==> flow/design.v <==
module b8Xb8_s16( 
  input clk,
  input rst_n, 
  input [7:0] in1_0  ,
  input [7:0] in1_1  ,
  input [7:0] in1_2  ,
  input [7:0] in1_3  ,
  input [7:0] in1_4  ,
  input [7:0] in1_5  ,
  input [7:0] in1_6  ,
  input [7:0] in1_7  ,
  input [7:0] in1_8  ,
  input [7:0] in1_9  ,
  input [7:0] in1_10 ,
  input [7:0] in1_11 ,
  input [7:0] in1_12 ,
  input [7:0] in1_13 ,
  input [7:0] in1_14 ,
  input [7:0] in1_15 ,
  input [7:0] in2_0  ,
  input [7:0] in2_1  ,
  input [7:0] in2_2  ,
  input [7:0] in2_3  ,
  input [7:0] in2_4  ,
  input [7:0] in2_5  ,
  input [7:0] in2_6  ,
  input [7:0] in2_7  ,
  input [7:0] in2_8  ,
  input [7:0] in2_9  ,
  input [7:0] in2_10 ,
  input [7:0] in2_11 ,
  input [7:0] in2_12 ,
  input [7:0] in2_13 ,
  input [7:0] in2_14 ,
  input [7:0] in2_15 ,
  output [11:0] out
  );
  reg [19:0] psum;
  reg [15:0] prod_0  ;
  reg [15:0] prod_1  ;
  reg [15:0] prod_2  ;
  reg [15:0] prod_3  ;
  reg [15:0] prod_4  ;
  reg [15:0] prod_5  ;
  reg [15:0] prod_6  ;
  reg [15:0] prod_7  ;
  reg [15:0] prod_8  ;
  reg [15:0] prod_9  ;
  reg [15:0] prod_10 ;
  reg [15:0] prod_11 ;
  reg [15:0] prod_12 ;
  reg [15:0] prod_13 ;
  reg [15:0] prod_14 ;
  reg [15:0] prod_15 ;
  always @(negedge rst_n or posedge clk) begin
    if (rst_n == 1'b0) begin
      prod_0  <= 16'b0;
      prod_1  <= 16'b0;
      prod_2  <= 16'b0;
      prod_3  <= 16'b0;
      prod_4  <= 16'b0;
      prod_5  <= 16'b0;
      prod_6  <= 16'b0;
      prod_7  <= 16'b0;
      prod_8  <= 16'b0;
      prod_9  <= 16'b0;
      prod_10 <= 16'b0;
      prod_11 <= 16'b0;
      prod_12 <= 16'b0;
      prod_13 <= 16'b0;
      prod_14 <= 16'b0;
      prod_15 <= 16'b0;
      psum <= 20'b0;
    end else begin
      prod_0  <= in1_0  * in2_0  ;
      prod_1  <= in1_1  * in2_1  ;
      prod_2  <= in1_2  * in2_2  ;
      prod_3  <= in1_3  * in2_3  ;
      prod_4  <= in1_4  * in2_4  ;
      prod_5  <= in1_5  * in2_5  ;
      prod_6  <= in1_6  * in2_6  ;
      prod_7  <= in1_7  * in2_7  ;
      prod_8  <= in1_8  * in2_8  ;
      prod_9  <= in1_9  * in2_9  ;
      prod_10 <= in1_10 * in2_10 ;
      prod_11 <= in1_11 * in2_11 ;
      prod_12 <= in1_12 * in2_12 ;
      prod_13 <= in1_13 * in2_13 ;
      prod_14 <= in1_14 * in2_14 ;
      prod_15 <= in1_15 * in2_15 ;
      psum <= prod_0  + prod_1  + prod_2  + prod_3
           + prod_4  + prod_5  + prod_6  + prod_7
           + prod_8  + prod_9  + prod_10 + prod_11
           + prod_12 + prod_13 + prod_14 + prod_15;
    end
  end
  assign out = psum[19:9];
endmodule
# From RTL to reports: b8Xb8_s16
# Each step is given for the RTL above and for the edited RTL.
# "orig" refers to lines of the RTL above, "edited" to lines of the edited file.
# "change" is "edited" less "orig", of the values as shown; "rel_change_pct" is that difference over "orig", in percent.
# Operators: Yosys type, input widths -> output width; for muxes data width and select width s.
# Library cell names are shortened.
# The mark - stands for no value.
# design
top_module	b8Xb8_s16
clock	clk
lib	sky130hd
lib_corner	tt_025C_1v80

# The edit
# Unified diff, file above to edited file.
# A script made this edit. It changes what the design does and was not meant as an optimisation.
# begin of diff
@@ -89,7 +89,7 @@
       prod_14 <= in1_14 * in2_14 ;
       prod_15 <= in1_15 * in2_15 ;
-      psum <= prod_0  + prod_1  + prod_2  + prod_3
+      psum <= (prod_0  + prod_1  + prod_2  + prod_3
            + prod_4  + prod_5  + prod_6  + prod_7
-           + prod_8  + prod_9  + prod_10 + prod_11
+           | prod_8)  + prod_9  + prod_10 + prod_11
            + prod_12 + prod_13 + prod_14 + prod_15;
     end
# end of diff

# Word level
# Source: Yosys, flattened and elaborated, memories not mapped. Widths are those after wreduce; folded enables and synchronous resets count as part of the registers. Registers that Yosys merges into a memory's read port (data or address) are not register bits. Print and check cells do not count. Equal cells are merged and count once.
# word_totals
item	orig	edited	change	rel_change_pct
ff_bits	276	276	0	0.00
latch_bits	0	0	0	-
ram_bits	0	0	0	-
mem_bits_ro	0	0	0	-
clocked_rd_ports_x_width	0	0	0	-
n_memories	0	0	0	-
inputBits	258	258	0	0.00
output_inout_bits	12	12	0	0.00
word_cells	48	48	0	0.00
# op_classes
item	orig	edited	change	rel_change_pct
add_sub_neg	15	14	-1	-6.67
multipliers	16	16	0	0.00
n_div	0	0	0	-
compare	0	0	0	-
n_eq	0	0	0	-
n_shift	0	0	0	-
n_mux	0	0	0	-
bitwise	0	1	1	-
reduce_logical	0	0	0	-
# ops
cell	orig	edited	change	rel_change_pct
$add 20x16->20	11	10	-1	-9.09
$or 20x16->20	0	1	1	-
# Unchanged operator kinds not shown: 5.

# Depth
# Depth = most cells in a row (Yosys ltp): at word level without a register or memory, in the mapped netlist without a sequential cell, where the memories' decode and read muxes count.
# depth
item	orig	edited	change	rel_change_pct
ltp_word	15	15	0	0.00
abc_area	0	0	-	-
mapped_depth	19	30	11	57.89
depth_no_buf	19	30	11	57.89

# Netlist
# Source: synth_stat.txt of the flow (Yosys; design flattened, memories mapped). It holds for the ABC_AREA given above (unset counts as 0); a run with the other value may have another netlist.
# synth_totals
item	orig	edited	change	rel_change_pct
stdcells	4684	4675	-9	-0.19
area_mm2	0.0451583	0.0451483	-0.0000100	-0.02
seq_area_mm2	0.0066814	0.0066814	0.0000000	0.00
ffs	267	267	0	0.00
buffers	3	2	-1	-33.33
# by_type
cell	orig	edited	change	rel_change_pct
inv_1	1113	1059	-54	-4.85
a21oi_1	116	156	40	34.48
nand2_1	522	557	35	6.70
fa_1	795	764	-31	-3.90
a211oi_1	36	7	-29	-80.56
o21ai_0	59	35	-24	-40.68
o21a_1	36	57	21	58.33
or3_1	28	7	-21	-75.00
a21boi_0	17	0	-17	-100.00
ha_1	602	618	16	2.66
o31ai_1	20	4	-16	-80.00
o21ai_1	2	18	16	800.00
o31a_1	1	17	16	1600.00
nand3_1	22	37	15	68.18
o211ai_2	1	15	14	1400.00
xnor2_1	153	166	13	8.50
nor3_1	32	19	-13	-40.62
a2111oi_4	0	13	13	-
# Unchanged cell types not shown: 9.
# Not every row of either side is listed.

# Worst setup path after synthesis
# Path of least setup slack by OpenSTA after synthesis, without wires, with an ideal clock, recovery checks aside; 20% of the period is set as input and as output delay. Where synthesis merged equal registers, the netlist keeps one of their names.
# synth_path
item	orig	edited	change	rel_change_pct
path_type	input to register	register to register	-	-
from	input in1_3[5]	register prod_3[2]	-	-
to	register prod_3[15]	register psum[19]	-	-
period_ps	7500	7500	0	0.00
in_delay_ps	1500	-	-	-
setup_ps	125	80	-45	-
launch_ps	1500	0	-1500	-100.00
arrival_ps	5231	7206	1975	37.76
required_ps	7375	7420	45	0.61
path_slack_ps	2144	214	-1930	-
delay_ps	3856	7286	3430	88.95
path_stages	15	30	15	100.00
path_buffers	1	0	-1	-100.00
period_less_setup_slack_ps	5356	7286	1930	36.03
# "delay_ps" is the arrival time less input delay plus setup time.
# "path_stages" counts driving pins, that of a launching flip-flop among them; a cell with two outputs on the path counts twice.
# "period_less_setup_slack_ps" = period - worst setup slack (recovery checks aside). The figure is calculated, with input and output delays left at 20% of the set period.
# Between the ends stands the longest chain of elaborated cells between them, by number of cells; it is not shown to be the way that was timed. Of several equally long chains one is given.
# Each line given opens the expression or statement behind the cell; cells for indexed reads and writes are added by Yosys, which also makes memories of some case tables.
# synth_between_orig
cell_sequence	clkbuf_1 > nand2_1 > fa_1 > fa_1 > inv_1 > fa_1 > inv_1 > fa_1 > inv_1 > ha_1 > or3_1 > o21a_1 > a22o_1 > o41a_1 > xnor2_1
elab_chain_cells	1
cells_between	1
lines_between	1
classes_between	1 x mul
# synth_lines_orig
item	line	source
from (decl)	7	input [7:0] in1_3  ,
$mul 8x8->16	78	prod_3  <= in1_3  * in2_3  ;
to (assign)	60	prod_3  <= 16'b0;
to (assign)	78
to (decl)	42	reg [15:0] prod_3  ;
# synth_between_edited
cell_sequence	dfrtp_1 > inv_1 > fa_1 > inv_1 > fa_1 > fa_1 > inv_1 > fa_1 > inv_1 > ha_1 > fa_1 > a21o_1 > nand4_1 > a31oi_1 > a31oi_1 > xnor2_1 > nor2_1 > fa_1 > fa_1 > fa_1 > fa_1 > inv_1 > ha_1 > and2_1 > a221oi_2 > o211ai_1 > a31oi_1 > o31ai_1 > a21oi_1 > xnor2_1
elab_chain_cells	13
cells_between	13
lines_between	1
classes_between	12 x add/sub; 1 x logic
# synth_lines_edited
item	line	source
from (decl)	42	reg [15:0] prod_3  ;
from (assign)	60	prod_3  <= 16'b0;
from (assign)	78	prod_3  <= in1_3  * in2_3  ;
$add 18x16->19	91	psum <= (prod_0  + prod_1  + prod_2  + prod_3
$add 19x16->20	91
$add 20x16->20 (3 in a row)	91
$or 20x16->20	91
$add 20x16->20 (7 in a row)	91
to (assign)	73	psum <= 20'b0;
to (assign)	91
to (decl)	38	reg [19:0] psum;

# Timing after layout
# Path of least setup slack in the final report of the runs of set A (OpenROAD, finished layout, wires in). Where an end is a register, its clock arrival counts in the times.
# The report prints the path's times to 10 ps; the period is as set.
# layout_path
item	orig	edited	change	rel_change_pct
path_type	input to register	register to register	-	-
from	input in1_6[5]	register prod_2[2]	-	-
to	register prod_6[15]	register psum[16]	-	-
period_ps	7500	7500	0	0.00
in_delay_ps	1500	-	-	-
setup_ps	160	120	-40	-
launch_ps	1500	560	-940	-62.67
arrival_ps	6060	7860	1800	29.70
required_ps	7900	7940	40	0.51
path_slack_ps	1850	80	-1770	-
path_stages	16	30	14	87.50
path_buffers	1	2	1	100.00
# Between the ends stands the longest chain of elaborated cells between them, by number of cells; it is not shown to be the way that was timed. Of several equally long chains one is given.
# layout_between_orig
cell_sequence	clkdlybuf4s50_1 > nand2_1 > fa_1 > fa_1 > inv_1 > fa_1 > inv_1 > fa_1 > inv_1 > ha_1 > o21ai_0 > a21oi_1 > o211ai_1 > a21o_1 > and3_1 > a311oi_1
elab_chain_cells	1
cells_between	1
lines_between	1
classes_between	1 x mul
# layout_lines_orig
item	line	source
from (decl)	10	input [7:0] in1_6  ,
$mul 8x8->16	81	prod_6  <= in1_6  * in2_6  ;
to (assign)	63	prod_6  <= 16'b0;
to (assign)	81
to (decl)	45	reg [15:0] prod_6  ;
# layout_between_edited
cell_sequence	dfrtp_1 > inv_1 > fa_1 > inv_2 > fa_1 > fa_1 > inv_1 > fa_1 > inv_2 > ha_4 > fa_2 > a21o_1 > nand4_1 > a31oi_2 > a31oi_1 > xnor2_1 > nor2_2 > fa_1 > fa_2 > fa_1 > fa_1 > inv_2 > ha_4 > and2_4 > a221oi_4 > buf_4 > o21a_1 > o311ai_4 > buf_4 > xor2_1
elab_chain_cells	14
cells_between	14
lines_between	1
classes_between	13 x add/sub; 1 x logic
# layout_lines_edited
item	line	source
from (decl)	41	reg [15:0] prod_2  ;
from (assign)	59	prod_2  <= 16'b0;
from (assign)	77	prod_2  <= in1_2  * in2_2  ;
$add 17x16->18	91	psum <= (prod_0  + prod_1  + prod_2  + prod_3
$add 18x16->19	91
$add 19x16->20	91
$add 20x16->20 (3 in a row)	91
$or 20x16->20	91
$add 20x16->20 (7 in a row)	91
to (assign)	73	psum <= 20'b0;
to (assign)	91
to (decl)	38	reg [19:0] psum;

# Layout results
# Both versions went through the flow (Yosys, OpenROAD) with the same settings in each pair. Constraints: input delay and output delay 20% of the set period each, output load 0.01 pF.
# flow_settings_set_A
period_ns	7.5
CAP_MARGIN	20
CORE_MARGIN	2
CORE_UTILIZATION	40
SLEW_MARGIN	20
# measured_set_A
item	orig	edited	change	rel_change_pct
synthArea_mm2	0.0451583	0.0451483	-0.0000100	-0.02
die_area_mm2	0.1156	0.115573	-0.000027	-0.02
final_util_pct	45.2	45.5	0.3	-
setup_worst_slack_ps	1845	78	-1767	-
final_setup_tns_ps	0	0	0	-
# flow_settings_set_B
ABC_AREA	1
CAP_MARGIN	0
CELL_PAD_IN_SITES_DETAIL_PLACEMENT	0
CELL_PAD_IN_SITES_GLOBAL_PLACEMENT	0
CORE_UTILIZATION	33
HOLD_SLACK_MARGIN	-0.05
PLACE_DENSITY	0.9
SETUP_SLACK_MARGIN	1.02
period_ns	5.27
CORE_MARGIN	2
SLEW_MARGIN	20
# measured_set_B
item	orig	edited	change	rel_change_pct
synthArea_mm2	0.0473879	0.0470551	-0.0003328	-0.70
die_area_mm2	0.146647	0.145626	-0.001021	-0.70
final_util_pct	38.7	39.5	0.8	-
setup_worst_slack_ps	313	-1701	-2014	-
final_setup_tns_ps	0	-18022	-18022	-
